==> flow/design.v <==
module reuleaux(input logic clk, input logic rst_n, input logic [2:0] colour,
                input logic [7:0] centre_x, input logic [6:0] centre_y, input logic [7:0] diameter,
                input logic start, output logic done,
                output logic [7:0] vga_x, output logic [6:0] vga_y,
                output logic [2:0] vga_colour, output logic vga_plot);
     logic [7:0] offset_y;
     logic load_offset_y;
     logic reset_offset_y;
     logic [7:0] offset_x;
     logic load_offset_x;
     logic reset_offset_x;
     logic signed [9:0] crit;
     logic load_crit_a;
     logic load_crit_b;
     logic reset_crit;
     logic [7:0] c_x3;                                       
     assign c_x3 = centre_x;
     logic [6:0] c_y3;                                       
     logic [50:0] c_y3_temp;
     assign c_y3_temp = (centre_y - ((diameter * 30'b100010011010011010101001111101) / 30'b111011100110101100101000000000));
    logic [50:0] c_y3_temp_2;
    assign c_y3_temp_2 = c_y3_temp[50] ? -c_y3_temp : c_y3_temp;
     assign c_y3 = c_y3_temp_2[6:0];
     logic [7:0] c_x1;                                       
     assign c_x1 = (centre_x + diameter/8'b00000010);
     logic [6:0] c_y1;                                       
     logic [50:0] c_y1_temp; 
     assign c_y1_temp = (centre_y + ((diameter * 30'b010001001101001101010100111110) / 30'b111011100110101100101000000000));
     assign c_y1 = c_y1_temp[6:0];
     logic [7:0] c_x2;                                       
     logic [50:0] c_x2_temp;
     logic [50:0] c_x2_temp_2;
     assign c_x2_temp = (centre_x - diameter/8'b00000010);
     assign c_x2_temp_2 = c_x2_temp[50] ? -c_x2_temp : c_x2_temp;
     assign c_x2 = c_x2_temp_2[7:0];
     logic [6:0] c_y2;                                       
     logic [50:0] c_y2_temp;
     assign c_y2_temp = (centre_y + ((diameter * 30'b010001001101001101010100111110) / 30'b111011100110101100101000000000));
     assign c_y2 = c_y2_temp[6:0];
     register_r_offset_y rroy(clk, start, offset_y, load_offset_y, reset_offset_y);
     register_r_offset_x rrox(clk, start, offset_x, load_offset_x, diameter, reset_offset_x);
     register_r_crit rrc(clk, start, crit, load_crit_a, load_crit_b, offset_y, offset_x, diameter, reset_crit);
     logic [5:0] state;
     statemachine_mooremachine_r smr(clk, start, offset_y, offset_x, crit, state);
     statemachine_combinational_r scr(state, offset_y, offset_x, colour,
                                       load_offset_y, load_offset_x, 
                                       load_crit_a, load_crit_b,
                                        vga_x, vga_y, vga_colour, vga_plot, done,
                                        c_x1, c_y1,
                                        c_x2, c_y2,
                                        c_x3, c_y3,
                                        reset_crit,
                                        reset_offset_x,
                                        reset_offset_y, c_y3_temp, c_x2_temp);
endmodule
module register_r_offset_y(input logic clk, input logic start,              
            output logic [7:0] offset_y, input logic load_offset_y, input logic reset_offset_y);
            always_ff @(posedge clk) begin
            if (start == 1'b0 || reset_offset_y == 1'b1)
                offset_y <= 8'b00000000;
            else if (load_offset_y == 1'b1)
                offset_y <= offset_y + 8'b00000001;
            else
                offset_y <= offset_y;
        end
endmodule
module register_r_offset_x(input logic clk, input logic start,              
            output logic [7:0] offset_x, input logic load_offset_x, input logic [7:0] diameter,
            input logic reset_offset_x);
            always_ff @(posedge clk) begin
            if (start == 1'b0 || reset_offset_x == 1'b1)
                offset_x <= diameter;
            else if (load_offset_x == 1'b1)
                offset_x <= offset_x - 8'b00000001;
            else
                offset_x <= offset_x;
        end
endmodule
module register_r_crit(input logic clk, 
                                input logic start, 
                                output logic [9:0] crit, 
                                input logic load_crit_a, 
                                input logic load_crit_b, 
                                input logic [7:0] offset_y, 
                                input logic [7:0] offset_x,
                                input logic [7:0] diameter,
                                input logic reset_crit);
          always_ff @(posedge clk) begin
            if (start == 1'b0 || reset_crit == 1'b1)
                crit <= (8'b00000001 - diameter);
            else if (load_crit_a == 1'b1)
                crit <= (crit + 8'b00000010 * offset_y + 1);
            else if (load_crit_b == 1'b1)
                crit <= (crit + 8'b00000010 * (offset_y - offset_x) + 8'b00000001);
            else
                crit <= crit;
        end        
endmodule
module statemachine_mooremachine_r(input logic clk, input logic start, 
                                   input logic [7:0] offset_y, input logic [7:0] offset_x, 
                                   input logic [9:0] crit, 
                                   output logic [5:0] state);
    logic [5:0] present_state;
    always @(posedge clk) begin
        if (start == 1'b0) begin  
            present_state = 6'b000000;
        end else begin
            case(present_state)
             6'b000000: present_state = 6'b000001;
             6'b000001: if (offset_y <= offset_x)
                            present_state = 6'b000010;
                            else
                            present_state = 6'b101100;
             6'b000010: present_state = 6'b000011;
             6'b000011: present_state = 6'b000100;
             6'b000100: present_state = 6'b000101;
             6'b000101: present_state = 6'b000110;
             6'b000110: present_state = 6'b000111;
             6'b000111: present_state = 6'b001000;
             6'b001000: present_state = 6'b001001;
             6'b001001: present_state = 6'b001010;
             6'b001010: present_state = 6'b001011;
             6'b001011: if (crit[9] == 1'b1)
                            present_state = 6'b001100;
                            else
                            present_state = 6'b001101;
             6'b001100: present_state = 6'b000001;
             6'b001101: present_state = 6'b001110;
             6'b001110: present_state = 6'b000001;
             6'b101100: present_state = 6'b001111;
             6'b001111: if (offset_y <= offset_x)
                            present_state = 6'b010000;
                            else
                            present_state = 6'b101101;
             6'b010000: present_state = 6'b010001;
             6'b010001: present_state = 6'b010010;
             6'b010010: present_state = 6'b010011;
             6'b010011: present_state = 6'b010100;
             6'b010100: present_state = 6'b010101;
             6'b010101: present_state = 6'b010110;
             6'b010110: present_state = 6'b010111;
             6'b010111: present_state = 6'b011000;
             6'b011000: present_state = 6'b011001;
             6'b011001: if (crit[9] == 1'b1)
                            present_state = 6'b011010;
                            else
                            present_state = 6'b011011;
             6'b011010: present_state = 6'b001111;
             6'b011011: present_state = 6'b011100;
             6'b011100: present_state = 6'b001111;
             6'b101101: present_state = 6'b011101;
             6'b011101: if (offset_y <= offset_x)
                            present_state = 6'b011110;
                            else
                            present_state = 6'b101011;
             6'b011110: present_state = 6'b011111;
             6'b011111: present_state = 6'b100000;
             6'b100000: present_state = 6'b100001;
             6'b100001: present_state = 6'b100010;
             6'b100010: present_state = 6'b100011;
             6'b100011: present_state = 6'b100100;
             6'b100100: present_state = 6'b100101;
             6'b100101: present_state = 6'b100110;
             6'b100110: present_state = 6'b100111;
             6'b100111: if (crit[9] == 1'b1)
                            present_state = 6'b101000;
                            else
                            present_state = 6'b101001;
             6'b101000: present_state = 6'b011101;
             6'b101001: present_state = 6'b101010;
             6'b101010: present_state = 6'b011101;
             6'b101011: present_state = 6'b101011;
            default: present_state = 4'bxxxx;
            endcase
        end
        state = present_state;
    end
endmodule
module statemachine_combinational_r(input logic [5:0] state, 
                                    input logic [7:0] offset_y, 
                                    input logic [7:0] offset_x,
                                    input logic [2:0] colour,
                                    output logic load_offset_y, 
                                    output logic load_offset_x, 
                                    output logic load_crit_a,
                                    output logic load_crit_b,
                                    output logic [7:0] vga_x, 
                                    output logic [6:0] vga_y, 
                                    output logic [2:0] vga_colour, 
                                    output logic vga_plot, 
                                    output logic done,
                                    input logic [7:0] c_x1, input logic [6:0] c_y1,
                                    input logic [7:0] c_x2, input logic [6:0] c_y2,
                                    input logic [7:0] c_x3, input logic [6:0] c_y3,
                                    output logic reset_crit,
                                    output logic reset_offset_x,
                                    output logic reset_offset_y,
                                    input logic [50:0] c_y3_temp,
                                    input logic [50:0] c_x2_temp);
     always @(state or offset_y or offset_x or c_x1 or c_y1 or 
                                               c_x2 or c_y2 or 
                                               c_x3 or c_y3 or colour or c_y3_temp or c_x2_temp) begin
        case(state)
        6'b000000: begin
                load_offset_y <=    1'b0;
                load_offset_x <=    1'b0;
                load_crit_a <=      1'b0;
                load_crit_b <=      1'b0;
                vga_x <=            8'b00000000;
                vga_y <=            7'b0000000;
                vga_colour <=       3'b000;
                vga_plot <=         1'b0;
                reset_crit <=       1'b0;
                reset_offset_x <=   1'b0;
                reset_offset_y <=   1'b0;
                done <= 1'b0;
            end
            6'b000001: begin
                load_offset_y <=    1'b0;
                load_offset_x <=    1'b0;
                load_crit_a <=      1'b0;
                load_crit_b <=      1'b0;
                vga_x <=            8'b00000000;
                vga_y <=            7'b0000000;
                vga_colour <=       3'b000;
                vga_plot <=         1'b0; 
                reset_crit <=       1'b0;
                reset_offset_x <=   1'b0;
                reset_offset_y <=   1'b0;
                done <= 1'b0;
            end
            6'b000010: begin
                load_offset_y <=    1'b0;
                load_offset_x <=    1'b0;
                load_crit_a <=      1'b0;
                load_crit_b <=      1'b0;
                if (c_y3_temp[50] == 1'b1) begin
                    vga_x <=            c_x3 + offset_x;
                    vga_y <=            c_y3 + offset_y - (2 * c_y3);
                    if ((c_x3 + offset_x) > 159 || (c_y3 + offset_y - (2 * c_y3)) > 119) begin
                        vga_colour <=       colour;
                        vga_plot <=         1'b0; 
                    end else if ((c_y3 + offset_y - (2 * c_y3)) <= c_y1 ) begin
                        vga_colour <=       colour;
                        vga_plot <=         1'b0; 
                    end
                    else begin
                        vga_colour <=       colour;
                        vga_plot <=         1'b1; 
                    end
                end else begin
                    vga_x <=            c_x3 + offset_x;
                    vga_y <=            c_y3 + offset_y;
                    if ((c_x3 + offset_x) > 159 || (c_y3 + offset_y) > 119) begin
                        vga_colour <=       colour;
                        vga_plot <=         1'b0; 
                    end else if ((c_y3 + offset_y) <= c_y1) begin
                        vga_colour <=       colour;
                        vga_plot <=         1'b0; 
                    end
                    else begin
                        vga_colour <=       colour;
                        vga_plot <=         1'b1; 
                    end
                end
                reset_crit <=       1'b0;
                reset_offset_x <=   1'b0;
                reset_offset_y <=   1'b0;
                done <= 1'b0;
            end
            6'b000011: begin
                load_offset_y <=    1'b0;
                load_offset_x <=    1'b0;
                load_crit_a <=      1'b0;
                load_crit_b <=      1'b0;
                if (c_y3_temp[50] == 1'b1) begin
                    vga_x <=            c_x3 + offset_y;
                    vga_y <=            c_y3 + offset_x[6:0] - (2 * c_y3);
                    if ((c_x3 + offset_y) > 159 || (c_y3 + offset_x - (2 * c_y3)) > 119) begin
                        vga_colour <=       colour;
                        vga_plot <=         1'b0; 
                    end else if ((c_y3 + offset_x - (2 * c_y3)) <= c_y1) begin
                        vga_colour <=       colour;
                        vga_plot <=         1'b0; 
                    end
                    else begin
                        vga_colour <=       colour;
                        vga_plot <=         1'b1; 
                    end
                end else begin
                    vga_x <=            c_x3 + offset_y;
                    vga_y <=            c_y3 + offset_x[6:0];
                    if ((c_x3 + offset_y) > 159 || (c_y3 + offset_x) > 119) begin
                        vga_colour <=       colour;
                        vga_plot <=         1'b0; 
                    end else if ((c_y3 + offset_x) <= c_y1) begin
                        vga_colour <=       colour;
                        vga_plot <=         1'b0; 
                    end
                    else begin
                        vga_colour <=       colour;
                        vga_plot <=         1'b1; 
                    end
                end
                reset_crit <=       1'b0;
                reset_offset_x <=   1'b0;
                reset_offset_y <=   1'b0;
                done <= 1'b0;
            end
            6'b000100: begin
                load_offset_y <=    1'b0;
                load_offset_x <=    1'b0;
                load_crit_a <=      1'b0;
                load_crit_b <=      1'b0;
                if (c_y3_temp[50] == 1'b1) begin
                    vga_x <=            c_x3 - offset_x;
                    vga_y <=            c_y3 + offset_y - (2 * c_y3);
                    if ((c_x3 - offset_x) > 159 || (c_y3 + offset_y - (2 * c_y3)) > 119) begin
                        vga_colour <=       colour;
                        vga_plot <=         1'b0; 
                    end else if ((c_y3 + offset_y - (2 * c_y3)) <= c_y1) begin
                        vga_colour <=       colour;
                        vga_plot <=         1'b0; 
                    end
                    else begin
                        vga_colour <=       colour;
                        vga_plot <=         1'b1; 
                    end 
                    end else begin
                    vga_x <=            c_x3 - offset_x;
                    vga_y <=            c_y3 + offset_y;
                    if ((c_x3 - offset_x) > 159 || (c_y3 + offset_y) > 119) begin
                        vga_colour <=       colour;
                        vga_plot <=         1'b0; 
                    end else if ((c_y3 + offset_y) <= c_y1) begin
                        vga_colour <=       colour;
                        vga_plot <=         1'b0; 
                    end
                    else begin
                        vga_colour <=       colour;
                        vga_plot <=         1'b1; 
                    end 
                end
                reset_crit <=       1'b0;
                reset_offset_x <=   1'b0;
                reset_offset_y <=   1'b0;
                done <= 1'b0;
            end
            6'b000101: begin
                load_offset_y <=    1'b0;
                load_offset_x <=    1'b0;
                load_crit_a <=      1'b0;
                load_crit_b <=      1'b0;
                if (c_y3_temp[50] == 1'b1) begin
                    vga_x <=            c_x3 - offset_y;
                    vga_y <=            c_y3 + offset_x[6:0] - (2 * c_y3);
                    if ((c_x3 - offset_y) > 159 || (c_y3 + offset_x - (2 * c_y3)) > 119) begin
                        vga_colour <=       colour;
                        vga_plot <=         1'b0; 
                    end else if ((c_y3 + offset_x - (2 * c_y3)) <= c_y1) begin
                        vga_colour <=       colour;
                        vga_plot <=         1'b0; 
                    end
                    else begin
                        vga_colour <=       colour;
                        vga_plot <=         1'b1; 
                end 
                end else begin
                    vga_x <=            c_x3 - offset_y;
                    vga_y <=            c_y3 + offset_x[6:0];
                    if ((c_x3 - offset_y) > 159 || (c_y3 + offset_x) > 119) begin
                        vga_colour <=       colour;
                        vga_plot <=         1'b0; 
                    end else if ((c_y3 + offset_x) <= c_y1) begin
                        vga_colour <=       colour;
                        vga_plot <=         1'b0; 
                    end
                    else begin
                        vga_colour <=       colour;
                        vga_plot <=         1'b1; 
                end 
                end
                reset_crit <=       1'b0;
                reset_offset_x <=   1'b0;
                reset_offset_y <=   1'b0;
                done <= 1'b0;
            end
            6'b000110: begin
                load_offset_y <=    1'b0;
                load_offset_x <=    1'b0;
                load_crit_a <=      1'b0;
                load_crit_b <=      1'b0; 
                if (c_y3_temp[50] == 1'b1) begin
                    vga_x <=            c_x3 - offset_x;
                    vga_y <=            c_y3 - offset_y - (2 * c_y3);
                    if ((c_x3 - offset_x) > 159 || (c_y3 - offset_y - (2 * c_y3)) > 119) begin
                        vga_colour <=       colour;
                        vga_plot <=         1'b0; 
                    end else if ((c_y3 - offset_y - (2 * c_y3)) <= c_y1) begin
                        vga_colour <=       colour;
                        vga_plot <=         1'b0; 
                    end
                    else begin
                        vga_colour <=       colour;
                    vga_plot <=         1'b1; 
                end
                end else begin
                    vga_x <=            c_x3 - offset_x;
                    vga_y <=            c_y3 - offset_y;
                    if ((c_x3 - offset_x) > 159 || (c_y3 - offset_y) > 119) begin
                        vga_colour <=       colour;
                        vga_plot <=         1'b0; 
                    end else if ((c_y3 - offset_y) <= c_y1) begin
                        vga_colour <=       colour;
                        vga_plot <=         1'b0; 
                    end
                    else begin
                        vga_colour <=       colour;
                    vga_plot <=         1'b1; 
                end
                end
                reset_crit <=       1'b0;
                reset_offset_x <=   1'b0;
                reset_offset_y <=   1'b0;
                done <= 1'b0;
            end
            6'b000111: begin
                load_offset_y <=    1'b0;
                load_offset_x <=    1'b0;
                load_crit_a <=      1'b0;
                load_crit_b <=      1'b0;
                if (c_y3_temp[50] == 1'b1) begin
                    vga_x <=            c_x3 - offset_y;
                    vga_y <=            c_y3 - offset_x[6:0] - (2 * c_y3);
                    if ((c_x3 - offset_y) > 159 || (c_y3 - offset_x - (2 * c_y3)) > 119) begin
                        vga_colour <=       colour;
                        vga_plot <=         1'b0; 
                    end else if ((c_y3 - offset_x - (2 * c_y3)) <= c_y1) begin
                        vga_colour <=       colour;
                        vga_plot <=         1'b0; 
                    end
                    else begin
                        vga_colour <=       colour;
                        vga_plot <=         1'b1; 
                end
                end else begin
                    vga_x <=            c_x3 - offset_y;
                    vga_y <=            c_y3 - offset_x[6:0];
                    if ((c_x3 - offset_y) > 159 || (c_y3 - offset_x) > 119) begin
                        vga_colour <=       colour;
                        vga_plot <=         1'b0; 
                    end else if ((c_y3 - offset_x) <= c_y1) begin
                        vga_colour <=       colour;
                        vga_plot <=         1'b0; 
                    end
                    else begin
                        vga_colour <=       colour;
                        vga_plot <=         1'b1; 
                end
                end
                reset_crit <=       1'b0;
                reset_offset_x <=   1'b0;
                reset_offset_y <=   1'b0;
                done <= 1'b0;
            end
            6'b001000: begin
                load_offset_y <=    1'b0;
                load_offset_x <=    1'b0;
                load_crit_a <=      1'b0;
                load_crit_b <=      1'b0;
                if (c_y3_temp[50] == 1'b1) begin
                    vga_x <=            c_x3 + offset_x;
                    vga_y <=            c_y3 - offset_y - (2 * c_y3);
                    if ((c_x3 + offset_x) > 159 || (c_y3 - offset_y - (2 * c_y3)) > 119) begin
                        vga_colour <=       colour;
                        vga_plot <=         1'b0; 
                    end else if ((c_y3 - offset_y - (2 * c_y3)) <= c_y1) begin
                        vga_colour <=       colour;
                        vga_plot <=         1'b0; 
                    end
                    else begin
                        vga_colour <=       colour;
                        vga_plot <=         1'b1; 
                    end
                end else begin
                    vga_x <=            c_x3 + offset_x;
                    vga_y <=            c_y3 - offset_y;
                    if ((c_x3 + offset_x) > 159 || (c_y3 - offset_y) > 119) begin
                        vga_colour <=       colour;
                        vga_plot <=         1'b0; 
                    end else if ((c_y3 - offset_y) <= c_y1) begin
                        vga_colour <=       colour;
                        vga_plot <=         1'b0; 
                    end
                    else begin
                        vga_colour <=       colour;
                        vga_plot <=         1'b1; 
                    end
                end
                reset_crit <=       1'b0;
                reset_offset_x <=   1'b0;
                reset_offset_y <=   1'b0;
                done <= 1'b0;
            end
            6'b001001: begin
                load_offset_y <=    1'b0;
                load_offset_x <=    1'b0;
                load_crit_a <=      1'b0;
                load_crit_b <=      1'b0;
                if (c_y3_temp[50] == 1'b1) begin
                    vga_x <=            c_x3 + offset_y;
                    vga_y <=            c_y3 - offset_x[6:0] - (2 * c_y3);
                    if ((c_x3 + offset_y) > 159 || (c_y3 - offset_x - (2 * c_y3)) > 119) begin
                        vga_colour <=       colour;
                        vga_plot <=         1'b0; 
                    end else if ((c_y3 - offset_x - (2 * c_y3)) <= c_y1) begin
                        vga_colour <=       colour;
                        vga_plot <=         1'b0; 
                    end
                    else begin
                        vga_colour <=       colour;
                        vga_plot <=         1'b1; 
                    end  
                end else begin
                    vga_x <=            c_x3 + offset_y;
                    vga_y <=            c_y3 - offset_x[6:0];
                    if ((c_x3 + offset_y) > 159 || (c_y3 - offset_x) > 119) begin
                        vga_colour <=       colour;
                        vga_plot <=         1'b0; 
                    end else if ((c_y3 - offset_x) <= c_y1) begin
                        vga_colour <=       colour;
                        vga_plot <=         1'b0; 
                    end
                    else begin
                        vga_colour <=       colour;
                        vga_plot <=         1'b1; 
                    end 
                end
                reset_crit <=       1'b0;
                reset_offset_x <=   1'b0;
                reset_offset_y <=   1'b0;
                done <= 1'b0;
            end
            6'b001010: begin
                load_offset_y <=    1'b1;
                load_offset_x <=    1'b0;
                load_crit_a <=      1'b0;
                load_crit_b <=      1'b0;
                vga_x <=            8'b00000000;
                vga_y <=            7'b0000000;
                vga_colour <=       3'b000;
                vga_plot <=         1'b0; 
                reset_crit <=       1'b0;
                reset_offset_x <=   1'b0;
                reset_offset_y <=   1'b0;
                done <= 1'b0;
            end
            6'b001011: begin
                load_offset_y <=    1'b0;
                load_offset_x <=    1'b0;
                load_crit_a <=      1'b0;
                load_crit_b <=      1'b0;
                vga_x <=            8'b00000000;
                vga_y <=            7'b0000000;
                vga_colour <=       3'b000;
                vga_plot <=         1'b0; 
                reset_crit <=       1'b0;
                reset_offset_x <=   1'b0;
                reset_offset_y <=   1'b0;
                done <= 1'b0;
            end
            6'b001100: begin
                load_offset_y <=    1'b0;
                load_offset_x <=    1'b0;
                load_crit_a <=      1'b1;
                load_crit_b <=      1'b0;
                vga_x <=            8'b00000000;
                vga_y <=            7'b0000000;
                vga_colour <=       3'b000;
                vga_plot <=         1'b0; 
                reset_crit <=       1'b0;
                reset_offset_x <=   1'b0;
                reset_offset_y <=   1'b0;
                done <= 1'b0;
            end
            6'b001101: begin
                load_offset_y <=    1'b0;
                load_offset_x <=    1'b1;
                load_crit_a <=      1'b0;
                load_crit_b <=      1'b0;
                vga_x <=            8'b00000000;
                vga_y <=            7'b0000000;
                vga_colour <=       3'b000;
                vga_plot <=         1'b0; 
                reset_crit <=       1'b0;
                reset_offset_x <=   1'b0;
                reset_offset_y <=   1'b0;
                done <= 1'b0;
            end
            6'b001110: begin
                load_offset_y <=    1'b0;
                load_offset_x <=    1'b0;
                load_crit_a <=      1'b0;
                load_crit_b <=      1'b1;
                vga_x <=            8'b00000000;
                vga_y <=            7'b0000000;
                vga_colour <=       3'b000;
                vga_plot <=         1'b0; 
                reset_crit <=       1'b0;
                reset_offset_x <=   1'b0;
                reset_offset_y <=   1'b0;
                done <= 1'b0;
            end
            6'b101100: begin
                load_offset_y <=    1'b0;
                load_offset_x <=    1'b0;
                load_crit_a <=      1'b0;
                load_crit_b <=      1'b0;
                vga_x <=            8'b00000000;
                vga_y <=            7'b0000000;
                vga_colour <=       3'b000;
                vga_plot <=         1'b0; 
                reset_crit <=       1'b1;
                reset_offset_x <=   1'b1;
                reset_offset_y <=   1'b1;
                done <= 1'b0;
            end
            6'b001111: begin
                load_offset_y <=    1'b0;
                load_offset_x <=    1'b0;
                load_crit_a <=      1'b0;
                load_crit_b <=      1'b0;
                vga_x <=            8'b00000000;
                vga_y <=            7'b0000000;
                vga_colour <=       3'b000;
                vga_plot <=         1'b0; 
                reset_crit <=       1'b0;
                reset_offset_x <=   1'b0;
                reset_offset_y <=   1'b0;
                done <= 1'b0;
            end
            6'b010000: begin
                load_offset_y <=    1'b0;
                load_offset_x <=    1'b0;
                load_crit_a <=      1'b0;
                load_crit_b <=      1'b0;
                vga_x <=            c_x1 + offset_x;
                vga_y <=            c_y1 + offset_y;
                if ((c_x1 + offset_x) > 159 || (c_y1 + offset_y) > 119) begin
                    vga_colour <=       colour;
                    vga_plot <=         1'b0; 
                end else if ((c_x1 + offset_x) > c_x3) begin
                    vga_colour <=       colour;
                    vga_plot <=         1'b0; 
                end else if ((c_y1 + offset_y) > c_y1) begin
                    vga_colour <=       colour;
                    vga_plot <=         1'b0; 
                end
                else begin
                    vga_colour <=       colour;
                    vga_plot <=         1'b1; 
                end
                reset_crit <=       1'b0;
                reset_offset_x <=   1'b0;
                reset_offset_y <=   1'b0;
                done <= 1'b0;
            end
            6'b010001: begin
                load_offset_y <=    1'b0;
                load_offset_x <=    1'b0;
                load_crit_a <=      1'b0;
                load_crit_b <=      1'b0;
                vga_x <=            c_x1 + offset_y;
                vga_y <=            c_y1 + offset_x;
                if ((c_x1 + offset_y) > 159 || (c_y1 + offset_x) > 119) begin
                    vga_colour <=       colour;
                    vga_plot <=         1'b0; 
                end else if ((c_x1 + offset_y) > c_x3) begin
                    vga_colour <=       colour;
                    vga_plot <=         1'b0; 
                end else if ((c_y1 + offset_x) > c_y1) begin
                    vga_colour <=       colour;
                    vga_plot <=         1'b0; 
                end
                else begin
                    vga_colour <=       colour;
                    vga_plot <=         1'b1; 
                end
                reset_crit <=       1'b0;
                reset_offset_x <=   1'b0;
                reset_offset_y <=   1'b0;
                done <= 1'b0;
            end
            6'b010010: begin
                load_offset_y <=    1'b0;
                load_offset_x <=    1'b0;
                load_crit_a <=      1'b0;
                load_crit_b <=      1'b0;
                vga_x <=            c_x1 - offset_x;
                vga_y <=            c_y1 + offset_y;
                if ((c_x1 - offset_x) > 159 || (c_y1 + offset_y) > 119) begin
                    vga_colour <=       colour;
                    vga_plot <=         1'b0; 
                end else if ((c_x1 - offset_x) > c_x3) begin
                    vga_colour <=       colour;
                    vga_plot <=         1'b0; 
                end else if ((c_y1 + offset_y) > c_y1) begin
                    vga_colour <=       colour;
                    vga_plot <=         1'b0; 
                end
                else begin
                    vga_colour <=       colour;
                    vga_plot <=         1'b1; 
                end 
                reset_crit <=       1'b0;
                reset_offset_x <=   1'b0;
                reset_offset_y <=   1'b0;
                done <= 1'b0;
            end
            6'b010011: begin
                load_offset_y <=    1'b0;
                load_offset_x <=    1'b0;
                load_crit_a <=      1'b0;
                load_crit_b <=      1'b0;
                vga_x <=            c_x1 - offset_y;
                vga_y <=            c_y1 + offset_x;
                if ((c_x1 - offset_y) > 159 || (c_y1 + offset_x) > 119) begin
                    vga_colour <=       colour;
                    vga_plot <=         1'b0; 
                end else if ((c_x1 - offset_y) > c_x3) begin
                    vga_colour <=       colour;
                    vga_plot <=         1'b0; 
                end else if ((c_y1 + offset_x) > c_y1) begin
                    vga_colour <=       colour;
                    vga_plot <=         1'b0; 
                end
                else begin
                    vga_colour <=       colour;
                    vga_plot <=         1'b1; 
                end 
                reset_crit <=       1'b0;
                reset_offset_x <=   1'b0;
                reset_offset_y <=   1'b0;
                done <= 1'b0;
            end
            6'b010100: begin
                load_offset_y <=    1'b0;
                load_offset_x <=    1'b0;
                load_crit_a <=      1'b0;
                load_crit_b <=      1'b0;
                vga_x <=            c_x1 - offset_x;
                vga_y <=            c_y1 - offset_y;
                if ((c_x1 - offset_x) > 159 || (c_y1 - offset_y) > 119) begin
                    vga_colour <=       colour;
                    vga_plot <=         1'b0; 
                end else if ((c_x1 - offset_x) > c_x3) begin
                    vga_colour <=       colour;
                    vga_plot <=         1'b0; 
                end else if ((c_y1 - offset_y) > c_y1) begin
                    vga_colour <=       colour;
                    vga_plot <=         1'b0; 
                end
                else begin
                    vga_colour <=       colour;
                    vga_plot <=         1'b1; 
                end 
                reset_crit <=       1'b0;
                reset_offset_x <=   1'b0;
                reset_offset_y <=   1'b0;
                done <= 1'b0;
            end
            6'b010101: begin
                load_offset_y <=    1'b0;
                load_offset_x <=    1'b0;
                load_crit_a <=      1'b0;
                load_crit_b <=      1'b0;
                vga_x <=            c_x1 - offset_y;
                vga_y <=            c_y1 - offset_x;
                if ((c_x1 - offset_y) > 159 || (c_y1 - offset_x) > 119) begin
                    vga_colour <=       colour;
                    vga_plot <=         1'b0; 
                end else if ((c_x1 - offset_y) > c_x3) begin
                    vga_colour <=       colour;
                    vga_plot <=         1'b0; 
                end else if ((c_y1 - offset_x) > c_y1) begin
                    vga_colour <=       colour;
                    vga_plot <=         1'b0; 
                end
                else begin
                    vga_colour <=       colour;
                    vga_plot <=         1'b1; 
                end
                reset_crit <=       1'b0;
                reset_offset_x <=   1'b0;
                reset_offset_y <=   1'b0;
                done <= 1'b0;
            end
            6'b010110: begin
                load_offset_y <=    1'b0;
                load_offset_x <=    1'b0;
                load_crit_a <=      1'b0;
                load_crit_b <=      1'b0;
                vga_x <=            c_x1 + offset_x;
                vga_y <=            c_y1 - offset_y;
                if ((c_x1 + offset_x) > 159 || (c_y1 - offset_y) > 119) begin
                    vga_colour <=       colour;
                    vga_plot <=         1'b0; 
                end else if ((c_x1 + offset_x) > c_x3) begin
                    vga_colour <=       colour;
                    vga_plot <=         1'b0; 
                end else if ((c_y1 - offset_y) > c_y1) begin
                    vga_colour <=       colour;
                    vga_plot <=         1'b0; 
                end
                else begin
                    vga_colour <=       colour;
                    vga_plot <=         1'b1; 
                end
                reset_crit <=       1'b0;
                reset_offset_x <=   1'b0;
                reset_offset_y <=   1'b0;
                done <= 1'b0;
            end
            6'b010111: begin
                load_offset_y <=    1'b0;
                load_offset_x <=    1'b0;
                load_crit_a <=      1'b0;
                load_crit_b <=      1'b0;
                vga_x <=            c_x1 + offset_y;
                vga_y <=            c_y1 - offset_x;
                if ((c_x1 + offset_y) > 159 || (c_y1 - offset_x) > 119) begin
                    vga_colour <=       colour;
                    vga_plot <=         1'b0; 
                end else if ((c_x1 + offset_y) > c_x3) begin
                    vga_colour <=       colour;
                    vga_plot <=         1'b0; 
                end else if ((c_y1 - offset_x) > c_y1) begin
                    vga_colour <=       colour;
                    vga_plot <=         1'b0; 
                end
                else begin
                    vga_colour <=       colour;
                    vga_plot <=         1'b1; 
                end 
                reset_crit <=       1'b0;
                reset_offset_x <=   1'b0;
                reset_offset_y <=   1'b0;
                done <= 1'b0;
            end
            6'b011000: begin
                load_offset_y <=    1'b1;
                load_offset_x <=    1'b0;
                load_crit_a <=      1'b0;
                load_crit_b <=      1'b0;
                vga_x <=            8'b00000000;
                vga_y <=            7'b0000000;
                vga_colour <=       3'b000;
                vga_plot <=         1'b0; 
                reset_crit <=       1'b0;
                reset_offset_x <=   1'b0;
                reset_offset_y <=   1'b0;
                done <= 1'b0;
            end
            6'b011001: begin
                load_offset_y <=    1'b0;
                load_offset_x <=    1'b0;
                load_crit_a <=      1'b0;
                load_crit_b <=      1'b0;
                vga_x <=            8'b00000000;
                vga_y <=            7'b0000000;
                vga_colour <=       3'b000;
                vga_plot <=         1'b0; 
                reset_crit <=       1'b0;
                reset_offset_x <=   1'b0;
                reset_offset_y <=   1'b0;
                done <= 1'b0;
            end
            6'b011010: begin
                load_offset_y <=    1'b0;
                load_offset_x <=    1'b0;
                load_crit_a <=      1'b1;
                load_crit_b <=      1'b0;
                vga_x <=            8'b00000000;
                vga_y <=            7'b0000000;
                vga_colour <=       3'b000;
                vga_plot <=         1'b0; 
                reset_crit <=       1'b0;
                reset_offset_x <=   1'b0;
                reset_offset_y <=   1'b0;
                done <= 1'b0;
            end
            6'b011011: begin
                load_offset_y <=    1'b0;
                load_offset_x <=    1'b1;
                load_crit_a <=      1'b0;
                load_crit_b <=      1'b0;
                vga_x <=            8'b00000000;
                vga_y <=            7'b0000000;
                vga_colour <=       3'b000;
                vga_plot <=         1'b0; 
                reset_crit <=       1'b0;
                reset_offset_x <=   1'b0;
                reset_offset_y <=   1'b0;
                done <= 1'b0;
            end
            6'b011100: begin
                load_offset_y <=    1'b0;
                load_offset_x <=    1'b0;
                load_crit_a <=      1'b0;
                load_crit_b <=      1'b1;
                vga_x <=            8'b00000000;
                vga_y <=            7'b0000000;
                vga_colour <=       3'b000;
                vga_plot <=         1'b0; 
                reset_crit <=       1'b0;
                reset_offset_x <=   1'b0;
                reset_offset_y <=   1'b0;
                done <= 1'b0;
            end
            6'b101101: begin
                load_offset_y <=    1'b0;
                load_offset_x <=    1'b0;
                load_crit_a <=      1'b0;
                load_crit_b <=      1'b0;
                vga_x <=            8'b00000000;
                vga_y <=            7'b0000000;
                vga_colour <=       3'b000;
                vga_plot <=         1'b0; 
                reset_crit <=       1'b1;
                reset_offset_x <=   1'b1;
                reset_offset_y <=   1'b1;
                done <= 1'b0;
            end
            6'b011101: begin
                load_offset_y <=    1'b0;
                load_offset_x <=    1'b0;
                load_crit_a <=      1'b0;
                load_crit_b <=      1'b0;
                vga_x <=            8'b00000000;
                vga_y <=            7'b0000000;
                vga_colour <=       3'b000;
                vga_plot <=         1'b0; 
                reset_crit <=       1'b0;
                reset_offset_x <=   1'b0;
                reset_offset_y <=   1'b0;
                done <= 1'b0;
            end
            6'b011110: begin
                load_offset_y <=    1'b0;
                load_offset_x <=    1'b0;
                load_crit_a <=      1'b0;
                load_crit_b <=      1'b0;
                if (c_x2_temp[50] == 1'b1) begin
                    vga_x <=            c_x2 + offset_x - (2 * c_x2);
                    vga_y <=            c_y2 + offset_y;
                    if ((c_x2 + offset_x - (2 * c_x2)) > 159 || (c_y2 + offset_y) > 119) begin
                        vga_colour <=       colour;
                        vga_plot <=         1'b0; 
                    end else if ((c_x2 + offset_x - (2 * c_x2)) < c_x3) begin
                        vga_colour <=       colour;
                        vga_plot <=         1'b0; 
                    end else if ((c_y2 + offset_y) > c_y1) begin
                        vga_colour <=       colour;
                        vga_plot <=         1'b0; 
                    end
                    else begin
                        vga_colour <=       colour;
                        vga_plot <=         1'b1; 
                    end
                end else begin
                    vga_x <=            c_x2 + offset_x;
                    vga_y <=            c_y2 + offset_y;
                    if ((c_x2 + offset_x) > 159 || (c_y2 + offset_y) > 119) begin
                        vga_colour <=       colour;
                        vga_plot <=         1'b0; 
                    end else if ((c_x2 + offset_x) < c_x3) begin
                        vga_colour <=       colour;
                        vga_plot <=         1'b0; 
                    end else if ((c_y2 + offset_y) > c_y1) begin
                        vga_colour <=       colour;
                        vga_plot <=         1'b0; 
                    end
                    else begin
                        vga_colour <=       colour;
                        vga_plot <=         1'b1; 
                    end
                end
                reset_crit <=       1'b0;
                reset_offset_x <=   1'b0;
                reset_offset_y <=   1'b0;
                done <= 1'b0;
            end
            6'b011111: begin
                load_offset_y <=    1'b0;
                load_offset_x <=    1'b0;
                load_crit_a <=      1'b0;
                load_crit_b <=      1'b0;
                if (c_x2_temp[50] == 1'b1) begin
                    vga_x <=            c_x2 + offset_y - (2 * c_x2);
                    vga_y <=            c_y2 + offset_x;
                    if ((c_x2 + offset_y - (2 * c_x2)) > 159 || (c_y2 + offset_x) > 119) begin
                        vga_colour <=       colour;
                        vga_plot <=         1'b0; 
                    end else if ((c_x2 + offset_y - (2 * c_x2)) < c_x3) begin
                        vga_colour <=       colour;
                        vga_plot <=         1'b0; 
                    end else if ((c_y2 + offset_x) > c_y1) begin
                        vga_colour <=       colour;
                        vga_plot <=         1'b0; 
                    end
                    else begin
                        vga_colour <=       colour;
                        vga_plot <=         1'b1; 
                    end
                end else begin
                    vga_x <=            c_x2 + offset_y;
                    vga_y <=            c_y2 + offset_x;
                    if ((c_x2 + offset_y) > 159 || (c_y2 + offset_x) > 119) begin
                        vga_colour <=       colour;
                        vga_plot <=         1'b0; 
                    end else if ((c_x2 + offset_y) < c_x3) begin
                        vga_colour <=       colour;
                        vga_plot <=         1'b0; 
                    end else if ((c_y2 + offset_x) > c_y1) begin
                        vga_colour <=       colour;
                        vga_plot <=         1'b0; 
                    end
                    else begin
                        vga_colour <=       colour;
                        vga_plot <=         1'b1; 
                    end
                end
                reset_crit <=       1'b0;
                reset_offset_x <=   1'b0;
                reset_offset_y <=   1'b0;
                done <= 1'b0;
            end
            6'b100000: begin
                load_offset_y <=    1'b0;
                load_offset_x <=    1'b0;
                load_crit_a <=      1'b0;
                load_crit_b <=      1'b0;
                if (c_x2_temp[50] == 1'b1) begin
                    vga_x <=            c_x2 - offset_x - (2 * c_x2);
                    vga_y <=            c_y2 + offset_y;
                    if ((c_x2 - offset_x - (2 * c_x2)) > 159 || (c_y2 + offset_y) > 119) begin
                        vga_colour <=       colour;
                        vga_plot <=         1'b0; 
                    end else if ((c_x2 - offset_x - (2 * c_x2)) < c_x3) begin
                        vga_colour <=       colour;
                        vga_plot <=         1'b0; 
                    end else if ((c_y2 + offset_y) > c_y1) begin
                        vga_colour <=       colour;
                        vga_plot <=         1'b0; 
                    end
                    else begin
                        vga_colour <=       colour;
                        vga_plot <=         1'b1; 
                    end 
                end else begin
                    vga_x <=            c_x2 - offset_x;
                    vga_y <=            c_y2 + offset_y;
                    if ((c_x2 - offset_x) > 159 || (c_y2 + offset_y) > 119) begin
                        vga_colour <=       colour;
                        vga_plot <=         1'b0; 
                    end else if ((c_x2 - offset_x) < c_x3) begin
                        vga_colour <=       colour;
                        vga_plot <=         1'b0; 
                    end else if ((c_y2 + offset_y) > c_y1) begin
                        vga_colour <=       colour;
                        vga_plot <=         1'b0; 
                    end
                    else begin
                        vga_colour <=       colour;
                        vga_plot <=         1'b1; 
                    end 
                end
                reset_crit <=       1'b0;
                reset_offset_x <=   1'b0;
                reset_offset_y <=   1'b0;
                done <= 1'b0;
            end
            6'b100001: begin
                load_offset_y <=    1'b0;
                load_offset_x <=    1'b0;
                load_crit_a <=      1'b0;
                load_crit_b <=      1'b0;
                if (c_x2_temp[50] == 1'b1) begin
                    vga_x <=            c_x2 - offset_y - (2 * c_x2);
                    vga_y <=            c_y2 + offset_x;
                    if ((c_x2 - offset_y - (2 * c_x2)) > 159 || (c_y2 + offset_x) > 119) begin
                        vga_colour <=       colour;
                        vga_plot <=         1'b0; 
                    end else if ((c_x2 - offset_y - (2 * c_x2)) < c_x3) begin
                        vga_colour <=       colour;
                        vga_plot <=         1'b0; 
                    end else if ((c_y2 + offset_x) > c_y1) begin
                        vga_colour <=       colour;
                        vga_plot <=         1'b0; 
                    end
                    else begin
                        vga_colour <=       colour;
                        vga_plot <=         1'b1; 
                    end
                end else begin
                    vga_x <=            c_x2 - offset_y;
                    vga_y <=            c_y2 + offset_x;
                    if ((c_x2 - offset_y) > 159 || (c_y2 + offset_x) > 119) begin
                        vga_colour <=       colour;
                        vga_plot <=         1'b0; 
                    end else if ((c_x2 - offset_y) < c_x3) begin
                        vga_colour <=       colour;
                        vga_plot <=         1'b0; 
                    end else if ((c_y2 + offset_x) > c_y1) begin
                        vga_colour <=       colour;
                        vga_plot <=         1'b0; 
                    end
                    else begin
                        vga_colour <=       colour;
                        vga_plot <=         1'b1; 
                    end 
                end
                reset_crit <=       1'b0;
                reset_offset_x <=   1'b0;
                reset_offset_y <=   1'b0;
                done <= 1'b0;
            end
            6'b100010: begin
                load_offset_y <=    1'b0;
                load_offset_x <=    1'b0;
                load_crit_a <=      1'b0;
                load_crit_b <=      1'b0;
                if (c_x2_temp[50] == 1'b1) begin
                    vga_x <=            c_x2 - offset_x - (2 * c_x2);
                    vga_y <=            c_y2 - offset_y;
                    if ((c_x2 - offset_x - (2 * c_x2)) > 159 || (c_y2 - offset_y) > 119) begin
                        vga_colour <=       colour;
                        vga_plot <=         1'b0; 
                    end else if ((c_x2 - offset_x - (2 * c_x2)) < c_x3) begin
                        vga_colour <=       colour;
                        vga_plot <=         1'b0; 
                    end else if ((c_y2 - offset_y) > c_y1) begin
                        vga_colour <=       colour;
                        vga_plot <=         1'b0; 
                    end
                    else begin
                        vga_colour <=       colour;
                        vga_plot <=         1'b1; 
                    end 
                end else begin
                    vga_x <=            c_x2 - offset_x;
                    vga_y <=            c_y2 - offset_y;
                    if ((c_x2 - offset_x) > 159 || (c_y2 - offset_y) > 119) begin
                        vga_colour <=       colour;
                        vga_plot <=         1'b0; 
                    end else if ((c_x2 - offset_x) < c_x3) begin
                        vga_colour <=       colour;
                        vga_plot <=         1'b0; 
                    end else if ((c_y2 - offset_y) > c_y1) begin
                        vga_colour <=       colour;
                        vga_plot <=         1'b0; 
                    end
                    else begin
                        vga_colour <=       colour;
                        vga_plot <=         1'b1; 
                    end 
                end
                reset_crit <=       1'b0;
                reset_offset_x <=   1'b0;
                reset_offset_y <=   1'b0;
                done <= 1'b0;
            end
            6'b100011: begin
                load_offset_y <=    1'b0;
                load_offset_x <=    1'b0;
                load_crit_a <=      1'b0;
                load_crit_b <=      1'b0;
                if (c_x2_temp[50] == 1'b1) begin
                    vga_x <=            c_x2 - offset_y - (2 * c_x2);
                    vga_y <=            c_y2 - offset_x;
                    if ((c_x2 - offset_y - (2 * c_x2)) > 159 || (c_y2 - offset_x) > 119) begin
                        vga_colour <=       colour;
                        vga_plot <=         1'b0; 
                    end else if ((c_x2 - offset_y - (2 * c_x2)) < c_x3) begin
                        vga_colour <=       colour;
                        vga_plot <=         1'b0; 
                    end else if ((c_y2 - offset_x) > c_y1) begin
                        vga_colour <=       colour;
                        vga_plot <=         1'b0; 
                    end
                    else begin
                        vga_colour <=       colour;
                        vga_plot <=         1'b1; 
                    end
                end else begin
                    vga_x <=            c_x2 - offset_y;
                    vga_y <=            c_y2 - offset_x;
                    if ((c_x2 - offset_y) > 159 || (c_y2 - offset_x) > 119) begin
                        vga_colour <=       colour;
                        vga_plot <=         1'b0; 
                    end else if ((c_x2 - offset_y) < c_x3) begin
                        vga_colour <=       colour;
                        vga_plot <=         1'b0; 
                    end else if ((c_y2 - offset_x) > c_y1) begin
                        vga_colour <=       colour;
                        vga_plot <=         1'b0; 
                    end
                    else begin
                        vga_colour <=       colour;
                        vga_plot <=         1'b1; 
                    end
                end
                reset_crit <=       1'b0;
                reset_offset_x <=   1'b0;
                reset_offset_y <=   1'b0;
                done <= 1'b0;
            end
            6'b100100: begin
                load_offset_y <=    1'b0;
                load_offset_x <=    1'b0;
                load_crit_a <=      1'b0;
                load_crit_b <=      1'b0;
                if (c_x2_temp[50] == 1'b1) begin
                    vga_x <=            c_x2 + offset_x - (2 * c_x2);
                    vga_y <=            c_y2 - offset_y;
                    if ((c_x2 + offset_x - (2 * c_x2)) > 159 || (c_y2 - offset_y) > 119) begin
                        vga_colour <=       colour;
                        vga_plot <=         1'b0; 
                    end else if ((c_x2 + offset_x - (2 * c_x2)) < c_x3) begin
                        vga_colour <=       colour;
                        vga_plot <=         1'b0; 
                    end else if ((c_y2 - offset_y) > c_y1) begin
                        vga_colour <=       colour;
                        vga_plot <=         1'b0; 
                    end
                    else begin
                        vga_colour <=       colour;
                        vga_plot <=         1'b1; 
                    end
                end else begin
                    vga_x <=            c_x2 + offset_x;
                    vga_y <=            c_y2 - offset_y;
                    if ((c_x2 + offset_x) > 159 || (c_y2 - offset_y) > 119) begin
                        vga_colour <=       colour;
                        vga_plot <=         1'b0; 
                    end else if ((c_x2 + offset_x) < c_x3) begin
                        vga_colour <=       colour;
                        vga_plot <=         1'b0; 
                    end else if ((c_y2 - offset_y) > c_y1) begin
                        vga_colour <=       colour;
                        vga_plot <=         1'b0; 
                    end
                    else begin
                        vga_colour <=       colour;
                        vga_plot <=         1'b1; 
                    end
                end
                reset_crit <=       1'b0;
                reset_offset_x <=   1'b0;
                reset_offset_y <=   1'b0;
                done <= 1'b0;
            end
            6'b100101: begin
                load_offset_y <=    1'b0;
                load_offset_x <=    1'b0;
                load_crit_a <=      1'b0;
                load_crit_b <=      1'b0;
                if (c_x2_temp[50] == 1'b1) begin
                    vga_x <=            c_x2 + offset_y - (2 * c_x2);
                    vga_y <=            c_y2 - offset_x;
                    if ((c_x2 + offset_y - (2 * c_x2)) > 159 || (c_y2 - offset_x) > 119) begin
                        vga_colour <=       colour;
                        vga_plot <=         1'b0; 
                    end else if ((c_x2 + offset_y - (2 * c_x2)) < c_x3) begin
                        vga_colour <=       colour;
                        vga_plot <=         1'b0; 
                    end else if ((c_y2 - offset_x) > c_y1) begin
                        vga_colour <=       colour;
                        vga_plot <=         1'b0; 
                    end
                    else begin
                        vga_colour <=       colour;
                        vga_plot <=         1'b1; 
                    end 
                end else begin
                    vga_x <=            c_x2 + offset_y;
                    vga_y <=            c_y2 - offset_x;
                    if ((c_x2 + offset_y) > 159 || (c_y2 - offset_x) > 119) begin
                        vga_colour <=       colour;
                        vga_plot <=         1'b0; 
                    end else if ((c_x2 + offset_y) < c_x3) begin
                        vga_colour <=       colour;
                        vga_plot <=         1'b0; 
                    end else if ((c_y2 - offset_x) > c_y1) begin
                        vga_colour <=       colour;
                        vga_plot <=         1'b0; 
                    end
                    else begin
                        vga_colour <=       colour;
                        vga_plot <=         1'b1; 
                    end 
                end
                reset_crit <=       1'b0;
                reset_offset_x <=   1'b0;
                reset_offset_y <=   1'b0;
                done <= 1'b0;
            end
            6'b100110: begin
                load_offset_y <=    1'b1;
                load_offset_x <=    1'b0;
                load_crit_a <=      1'b0;
                load_crit_b <=      1'b0;
                vga_x <=            8'b00000000;
                vga_y <=            7'b0000000;
                vga_colour <=       3'b000;
                vga_plot <=         1'b0; 
                reset_crit <=       1'b0;
                reset_offset_x <=   1'b0;
                reset_offset_y <=   1'b0;
                done <= 1'b0;
            end
            6'b100111: begin
                load_offset_y <=    1'b0;
                load_offset_x <=    1'b0;
                load_crit_a <=      1'b0;
                load_crit_b <=      1'b0;
                vga_x <=            8'b00000000;
                vga_y <=            7'b0000000;
                vga_colour <=       3'b000;
                vga_plot <=         1'b0; 
                reset_crit <=       1'b0;
                reset_offset_x <=   1'b0;
                reset_offset_y <=   1'b0;
                done <= 1'b0;
            end
            6'b101000: begin
                load_offset_y <=    1'b0;
                load_offset_x <=    1'b0;
                load_crit_a <=      1'b1;
                load_crit_b <=      1'b0;
                vga_x <=            8'b00000000;
                vga_y <=            7'b0000000;
                vga_colour <=       3'b000;
                vga_plot <=         1'b0; 
                reset_crit <=       1'b0;
                reset_offset_x <=   1'b0;
                reset_offset_y <=   1'b0;
                done <= 1'b0;
            end
            6'b101001: begin
                load_offset_y <=    1'b0;
                load_offset_x <=    1'b1;
                load_crit_a <=      1'b0;
                load_crit_b <=      1'b0;
                vga_x <=            8'b00000000;
                vga_y <=            7'b0000000;
                vga_colour <=       3'b000;
                vga_plot <=         1'b0; 
                reset_crit <=       1'b0;
                reset_offset_x <=   1'b0;
                reset_offset_y <=   1'b0;
                done <= 1'b0;
            end
            6'b101010: begin
                load_offset_y <=    1'b0;
                load_offset_x <=    1'b0;
                load_crit_a <=      1'b0;
                load_crit_b <=      1'b1;
                vga_x <=            8'b00000000;
                vga_y <=            7'b0000000;
                vga_colour <=       3'b000;
                vga_plot <=         1'b0; 
                reset_crit <=       1'b0;
                reset_offset_x <=   1'b0;
                reset_offset_y <=   1'b0;
                done <= 1'b0;
            end
            6'b101011: begin
                load_offset_y <=    1'b0;
                load_offset_x <=    1'b0;
                load_crit_a <=      1'b0;
                load_crit_b <=      1'b0;
                vga_x <=            8'b00000000;
                vga_y <=            7'b0000000;
                vga_colour <=       3'b000;
                vga_plot <=         1'b0; 
                reset_crit <=       1'b0;
                reset_offset_x <=   1'b0;
                reset_offset_y <=   1'b0;
                done <= 1'b1;
            end
            default: begin
                load_offset_y <=    1'bx;
                load_offset_x <=    1'bx;
                load_crit_a <=      1'bx;
                load_crit_b <=      1'bx;
                vga_x <=            8'bxxxxxxxx;
                vga_y <=            7'bxxxxxxx;
                vga_colour <=       3'bxxx;
                vga_plot <=         1'bx; 
                reset_crit <=       1'bx;
                reset_offset_x <=   1'bx;
                reset_offset_y <=   1'bx;
                done <= 1'bx;
            end
        endcase
    end
endmodule
**Tool chain data of reuleaux**

Tool output for the design above, in the order of the flow.
Line numbers count from 1 in the design file above.
Operators carry their Yosys type and port widths (W data, S select, Z words).
Library cell names are shortened.
Not given: --

- Top: reuleaux
- Clock port: clk
- Library: sky130hd
- Corner: tt_025C_1v80

**Word level**

Counts by Yosys on the flattened word-level netlist (proc, flatten, opt, wreduce; memories kept). Register bits leave out memories and registers merged into their read ports (data or address). Print and check cells are left out.

- Flip-flop bits (word level): 32
- Input bits: 29
- Output and inout port bits: 20
- Elaborated cells: 379

- Add/subtract/negate cells: 68
- $mul: 2
- Div/mod/pow operators: 2
- Order comparisons: 53
- Eq/ne operators: 45
- Muxes and demuxes: 124
- Bitwise operators: 1
- Reductions and logical operators: 80

Operators by type and width:

| cell | number |
|---|---|
| $div A51 B30 Y51 const B | 2 |
| $gt A32 B8 Y1 const B | 16 |
| $gt A32 B7 Y1 const B | 10 |
| $mul A8 B30 Y38 const B | 1 |
| $mul A8 B28 Y36 const B | 1 |
| $pmux W6 S40 | 1 |
| $reduce_or A43 Y1 | 4 |
| $le A32 B7 Y1 | 4 |
| $lt A32 B8 Y1 | 4 |
| $sub A32 B9 Y32 | 4 |
| $pmux W8 S13 | 1 |
| $eq A6 B5 Y1 const B | 16 |
| $mux W1 | 95 |
| $eq A6 B6 Y1 const B | 14 |
| $sub A32 B8 Y32 | 2 |
| $sub A8 B8 Y9 | 7 |
| $pmux W7 S9 | 1 |
| $mux W8 | 7 |
| $add A8 B8 Y9 | 6 |
| $sub A7 B51 Y51 | 1 |
| $eq A6 B4 Y1 const B | 8 |
| $add A8 B8 Y8 | 6 |
| $sub A8 B8 Y8 | 6 |
| $reduce_or A45 Y1 | 1 |
| $reduce_or A44 Y1 | 1 |
| $logic_or A1 B1 Y1 | 41 |
| $add A7 B8 Y9 | 4 |
| $sub A7 B8 Y9 | 4 |

Not listed: further kinds 39, cells in them 107.

**Longest topological paths**

Yosys ltp: most cells in a row. Word level: on the elaborated netlist, between registers, memories and ports. Mapped: between sequential cells and ports; inverters and the memories' decode and read muxes count.

- Depth after elaboration: 12
- ABC_AREA: 0
- Mapped depth: 102
- Gate-level depth less buffers: 91

**Synthesis result**

Yosys stat after the flow's synthesis: flattened, memories mapped to cells. It holds for the ABC_AREA given above (unset counts as 0); a run with the other value may have another netlist.
The area totals of this step are shown rounded.

- Cells in the netlist: 4946
- Chip area (Yosys): 0.03563 mm2
- Sequential area: 0.0008208 mm2
- Flip-flops: 32
- Buffers: 154

Cell types:

| cell | number | area in all (um2) |
|---|---|---|
| ha_1 | 590 | 7382.08 |
| xnor2_1 | 311 | 2.72E+03 |
| a21oi_1 | 423 | 2117.03 |
| fa_1 | 100 | 2001.92 |
| nor2_1 | 516 | 1.94E+03 |
| xor2_1 | 178 | 1.56E+03 |
| o21ai_0 | 300 | 1501.44 |
| inv_1 | 339 | 1272.47 |
| nand2_1 | 320 | 1.2E+03 |
| a21o_1 | 142 | 1.07E+03 |
| nand3_1 | 121 | 605.581 |
| nand2b_1 | 91 | 569.296 |
| edfxtp_1 | 18 | 540.518 |
| nor3_1 | 105 | 525.504 |
| nor2b_1 | 80 | 500.48 |
| o21bai_1 | 61 | 457.939 |
| nand4_1 | 73 | 456.688 |
| mux2i_1 | 40 | 400.384 |

Other cell types: 116; their cells: 1138.
By module: a second synthesis without flattening, with its own total; a netlist apart from the flattened one above.

- Cells (unflattened synthesis): 6127
- Area total of the unflattened synthesis: 0.04401 mm2

Each row is one instance without its submodules.

Modules:

| module | times used | cells | area (mm2) | seq. area (mm2) |
|---|---|---|---|---|
| reuleaux | 1 | 3139 | 0.02128 | 0 |
| statemachine_combinational_r | 1 | 2584 | 0.01944 | 0 |
| register_r_crit | 1 | 193 | 0.001634 | 0.0003003 |
| statemachine_mooremachine_r | 1 | 128 | 0.0008608 | 0.0001201 |
| register_r_offset_x | 1 | 45 | 0.0004592 | 0.0002402 |
| register_r_offset_y | 1 | 38 | 0.0003391 | 0.0001602 |

**Path before layout**

Path of least setup slack by OpenSTA after synthesis, without wires, with an ideal clock, recovery checks aside; 20% of the period is set as input and as output delay. Where synthesis merged equal registers, the netlist keeps one of their names.

- Kind: input to output
- Start: in diameter[5]
- End: out vga_plot
- Period: 40.0 ns
- External input delay: 8.000 ns
- Output delay: 8.000 ns
- Time at the first pin: 8.000 ns
- Arrival time: 28.508 ns
- Data required time: 32.000 ns
- Path slack: 3.492 ns
- Delay of the path: 20.508 ns
- Stages on the path: 87
- Buffers on the path: 5
- Period reached after synthesis: 36.508 ns

"delay of the path" is the arrival time less input delay plus setup time.
At an output port there is no setup time.
"stages on the path": output pins that drive a net of the path, with the launching flip-flop's if there is one; two outputs of one cell count as two.
"period reached after synthesis" is the clock period less the worst setup slack; recovery checks do not enter. This is arithmetic on one report: input and output delays are still those of the set period (20% each).
Between the ends stands the longest chain of elaborated cells between them, by number of cells; it is not shown to be the way that was timed. Of several equally long chains one is given.
Each line given opens the expression or statement behind the cell; cells for indexed reads and writes are added by Yosys, which also makes memories of some case tables.

- Path through: fa_1 -> xor2_1 -> ha_1 -> fa_1 -> inv_1 -> fa_1 -> inv_1 -> ha_1 -> buf_2 -> a21o_1 -> a2111o_1 -> a21oi_2 -> xnor2_1 -> o211ai_2 -> a211o_2 -> a22o_2 -> buf_6 -> o21ai_4 -> (+51 left out) -> nand2b_1 -> xor2_1 -> ha_1 -> a21oi_1 -> o21ai_0 -> a21o_1 -> a21o_1 -> or3_1 -> ha_1 -> or4_1 -> nor4_1 -> o2111ai_1 -> a41oi_1 -> nand4_1 -> or3_1 -> a21oi_1 -> nor4_1 -> nand3_1
- Length of the longest elaborated chain: 12
- Elaborated cells on any way between the ends: 233
- Classes of those cells: add/sub: 46; mul: 2; div: 2; compare: 48; mux: 95; reduce/logical: 40

Ends and longest elaborated chain, post-synthesis:

| element | RTL line | source |
|---|---|---|
| start: declaration | 2 | `input logic [7:0] centre_x, input logic [6:0] centre_y, input logic [7:0] diameter,` |
| $mul A8 B30 Y38 | 20 | `assign c_y3_temp = (centre_y - ((diameter * 30'b100010011010011010101001111101) / 30'b111011100110101100101000 ...` |
| $div A51 B30 Y51 | 20 |  |
| $sub A7 B51 Y51 | 20 |  |
| $neg A7 Y7 | 22 | `assign c_y3_temp_2 = c_y3_temp[50] ? -c_y3_temp : c_y3_temp;` |
| $mux W7 | 22 |  |
| $sub A7 B8 Y9 | 516 | `end else if ((c_y3 - offset_x - (2 * c_y3)) <= c_y1) begin` |
| $sub A32 B8 Y32 | 516 |  |
| $le A32 B7 Y1 | 516 |  |
| $mux W1 | 516 |  |
| $mux W1 | 513 | `if ((c_x3 + offset_y) > 159 \|\| (c_y3 - offset_x - (2 * c_y3)) > 119) begin` |
| $mux W1 | 510 | `if (c_y3_temp[50] == 1'b1) begin` |
| $pmux W1 S25 | 203 | `case(state)` |
| end: declaration | 5 | `output logic [2:0] vga_colour, output logic vga_plot);` |

**Worst path after layout**

From the final timing report of job 1: the path of least setup slack in the routed layout; clock arrival at registers is part of the times.

- Kind: input to output
- Start: in diameter[2]
- End: out vga_plot
- Period: 40.1 ns
- External input delay: 8.02 ns
- Output delay: 8.02 ns
- Time at the first pin: 8.02 ns
- Arrival time: 31.03 ns
- Data required time: 32.08 ns
- Path slack: 1.05 ns
- Stages on the path: 89
- Buffers on the path: 6

Between the ends stands the longest chain of elaborated cells between them, by number of cells; it is not shown to be the way that was timed. Of several equally long chains one is given.

- Path through: clkdlybuf4s50_1 -> buf_4 -> clkinvlp_4 -> fa_1 -> inv_1 -> ha_1 -> fa_1 -> inv_1 -> fa_1 -> inv_1 -> ha_1 -> o21a_1 -> a2111o_1 -> a21oi_4 -> xnor2_2 -> o211ai_2 -> a211o_2 -> a22o_2 -> (+53 left out) -> xor2_2 -> ha_1 -> inv_1 -> o21ai_0 -> a21o_1 -> a21o_1 -> or3_1 -> ha_1 -> or4_1 -> nor4_1 -> o2111ai_1 -> a41oi_1 -> nand4_1 -> or3_1 -> a21oi_1 -> nor4_1 -> nand3_1 -> clkdlybuf4s50_1
- Length of the longest elaborated chain: 12
- Elaborated cells on any way between the ends: 233
- Classes of those cells: add/sub: 46; mul: 2; div: 2; compare: 48; mux: 95; reduce/logical: 40

Ends and longest elaborated chain, post-layout:

| element | RTL line | source |
|---|---|---|
| start: declaration | 2 | `input logic [7:0] centre_x, input logic [6:0] centre_y, input logic [7:0] diameter,` |
| $mul A8 B30 Y38 | 20 | `assign c_y3_temp = (centre_y - ((diameter * 30'b100010011010011010101001111101) / 30'b111011100110101100101000 ...` |
| $div A51 B30 Y51 | 20 |  |
| $sub A7 B51 Y51 | 20 |  |
| $neg A7 Y7 | 22 | `assign c_y3_temp_2 = c_y3_temp[50] ? -c_y3_temp : c_y3_temp;` |
| $mux W7 | 22 |  |
| $sub A7 B8 Y9 | 516 | `end else if ((c_y3 - offset_x - (2 * c_y3)) <= c_y1) begin` |
| $sub A32 B8 Y32 | 516 |  |
| $le A32 B7 Y1 | 516 |  |
| $mux W1 | 516 |  |
| $mux W1 | 513 | `if ((c_x3 + offset_y) > 159 \|\| (c_y3 - offset_x - (2 * c_y3)) > 119) begin` |
| $mux W1 | 510 | `if (c_y3_temp[50] == 1'b1) begin` |
| $pmux W1 S25 | 203 | `case(state)` |
| end: declaration | 5 | `output logic [2:0] vga_colour, output logic vga_plot);` |

Flow measurements of reuleaux on sky130hd: 4 stored runs with different settings, listed in no order. Input and output delays are each 20% of the period that was set; the output load is 0.01 pF.
"achieved period" = clock period - worst setup slack. The figure is calculated, with input and output delays left at 20% of the set period.
The results are shown rounded.

### Job 1

Settings: `CORE_ASPECT_RATIO=1.28`, `CORE_MARGIN=2`, `CORE_UTILIZATION=64`, `GPL_ROUTABILITY_DRIVEN=0`, `HOLD_SLACK_MARGIN=0.15`, `TNS_END_PERCENT=95`, `period_ns=40.1`, `CAP_MARGIN=20`, `SLEW_MARGIN=20`

- Area inside the die boundary: 0.0576 mm2
- Utilization after layout: 68.9 %
- Worst setup slack after layout: 1.048 ns
- Setup TNS: 0.000 ns
- Worst-case hold slack: 0.770 ns
- Achieved period: 39.052 ns
- Standard-cell area after routing: 0.0378 mm2
- Mapped cell area after synthesis: 0.03563 mm2

### Job 2

Settings: `ABC_AREA=1`, `CAP_MARGIN=15`, `CELL_PAD_IN_SITES_GLOBAL_PLACEMENT=1`, `CORE_ASPECT_RATIO=1.11`, `CORE_UTILIZATION=39`, `CTS_CLUSTER_SIZE=98`, `GPL_ROUTABILITY_DRIVEN=0`, `GPL_TIMING_DRIVEN=0`, `HOLD_SLACK_MARGIN=0.01`, `SETUP_SLACK_MARGIN=5.0`, `SLEW_MARGIN=0`, `period_ns=30.7`, `CORE_MARGIN=2`

- Area inside the die boundary: 0.1021 mm2
- Utilization after layout: 49.0 %
- Worst setup slack after layout: 1.318 ns
- Setup TNS: 0.000 ns
- Worst-case hold slack: 0.663 ns
- Achieved period: 29.382 ns
- Standard-cell area after routing: 0.04822 mm2
- Mapped cell area after synthesis: 0.03884 mm2

### Job 3

Settings: `CORE_MARGIN=2`, `GPL_ROUTABILITY_DRIVEN=0`, `TNS_END_PERCENT=95`, `period_ns=40.1`, `CAP_MARGIN=20`, `CORE_UTILIZATION=40`, `SLEW_MARGIN=20`

- Area inside the die boundary: 0.09149 mm2
- Utilization after layout: 43.4 %
- Worst setup slack after layout: 1.336 ns
- Setup TNS: 0.000 ns
- Worst-case hold slack: 0.786 ns
- Achieved period: 38.764 ns
- Standard-cell area after routing: 0.03837 mm2
- Mapped cell area after synthesis: 0.03563 mm2

### Job 4

Settings: `ABC_AREA=1`, `CAP_MARGIN=10`, `CELL_PAD_IN_SITES_DETAIL_PLACEMENT=1`, `CELL_PAD_IN_SITES_GLOBAL_PLACEMENT=1`, `CORE_ASPECT_RATIO=0.92`, `CORE_UTILIZATION=72`, `CTS_CLUSTER_SIZE=98`, `GPL_ROUTABILITY_DRIVEN=0`, `GPL_TIMING_DRIVEN=1`, `MIN_ROUTING_LAYER=met2`, `SETUP_SLACK_MARGIN=0.58`, `SLEW_MARGIN=0`, `period_ns=69.6`, `CORE_MARGIN=2`

Stopped before the end: placement reported GPL-0301.
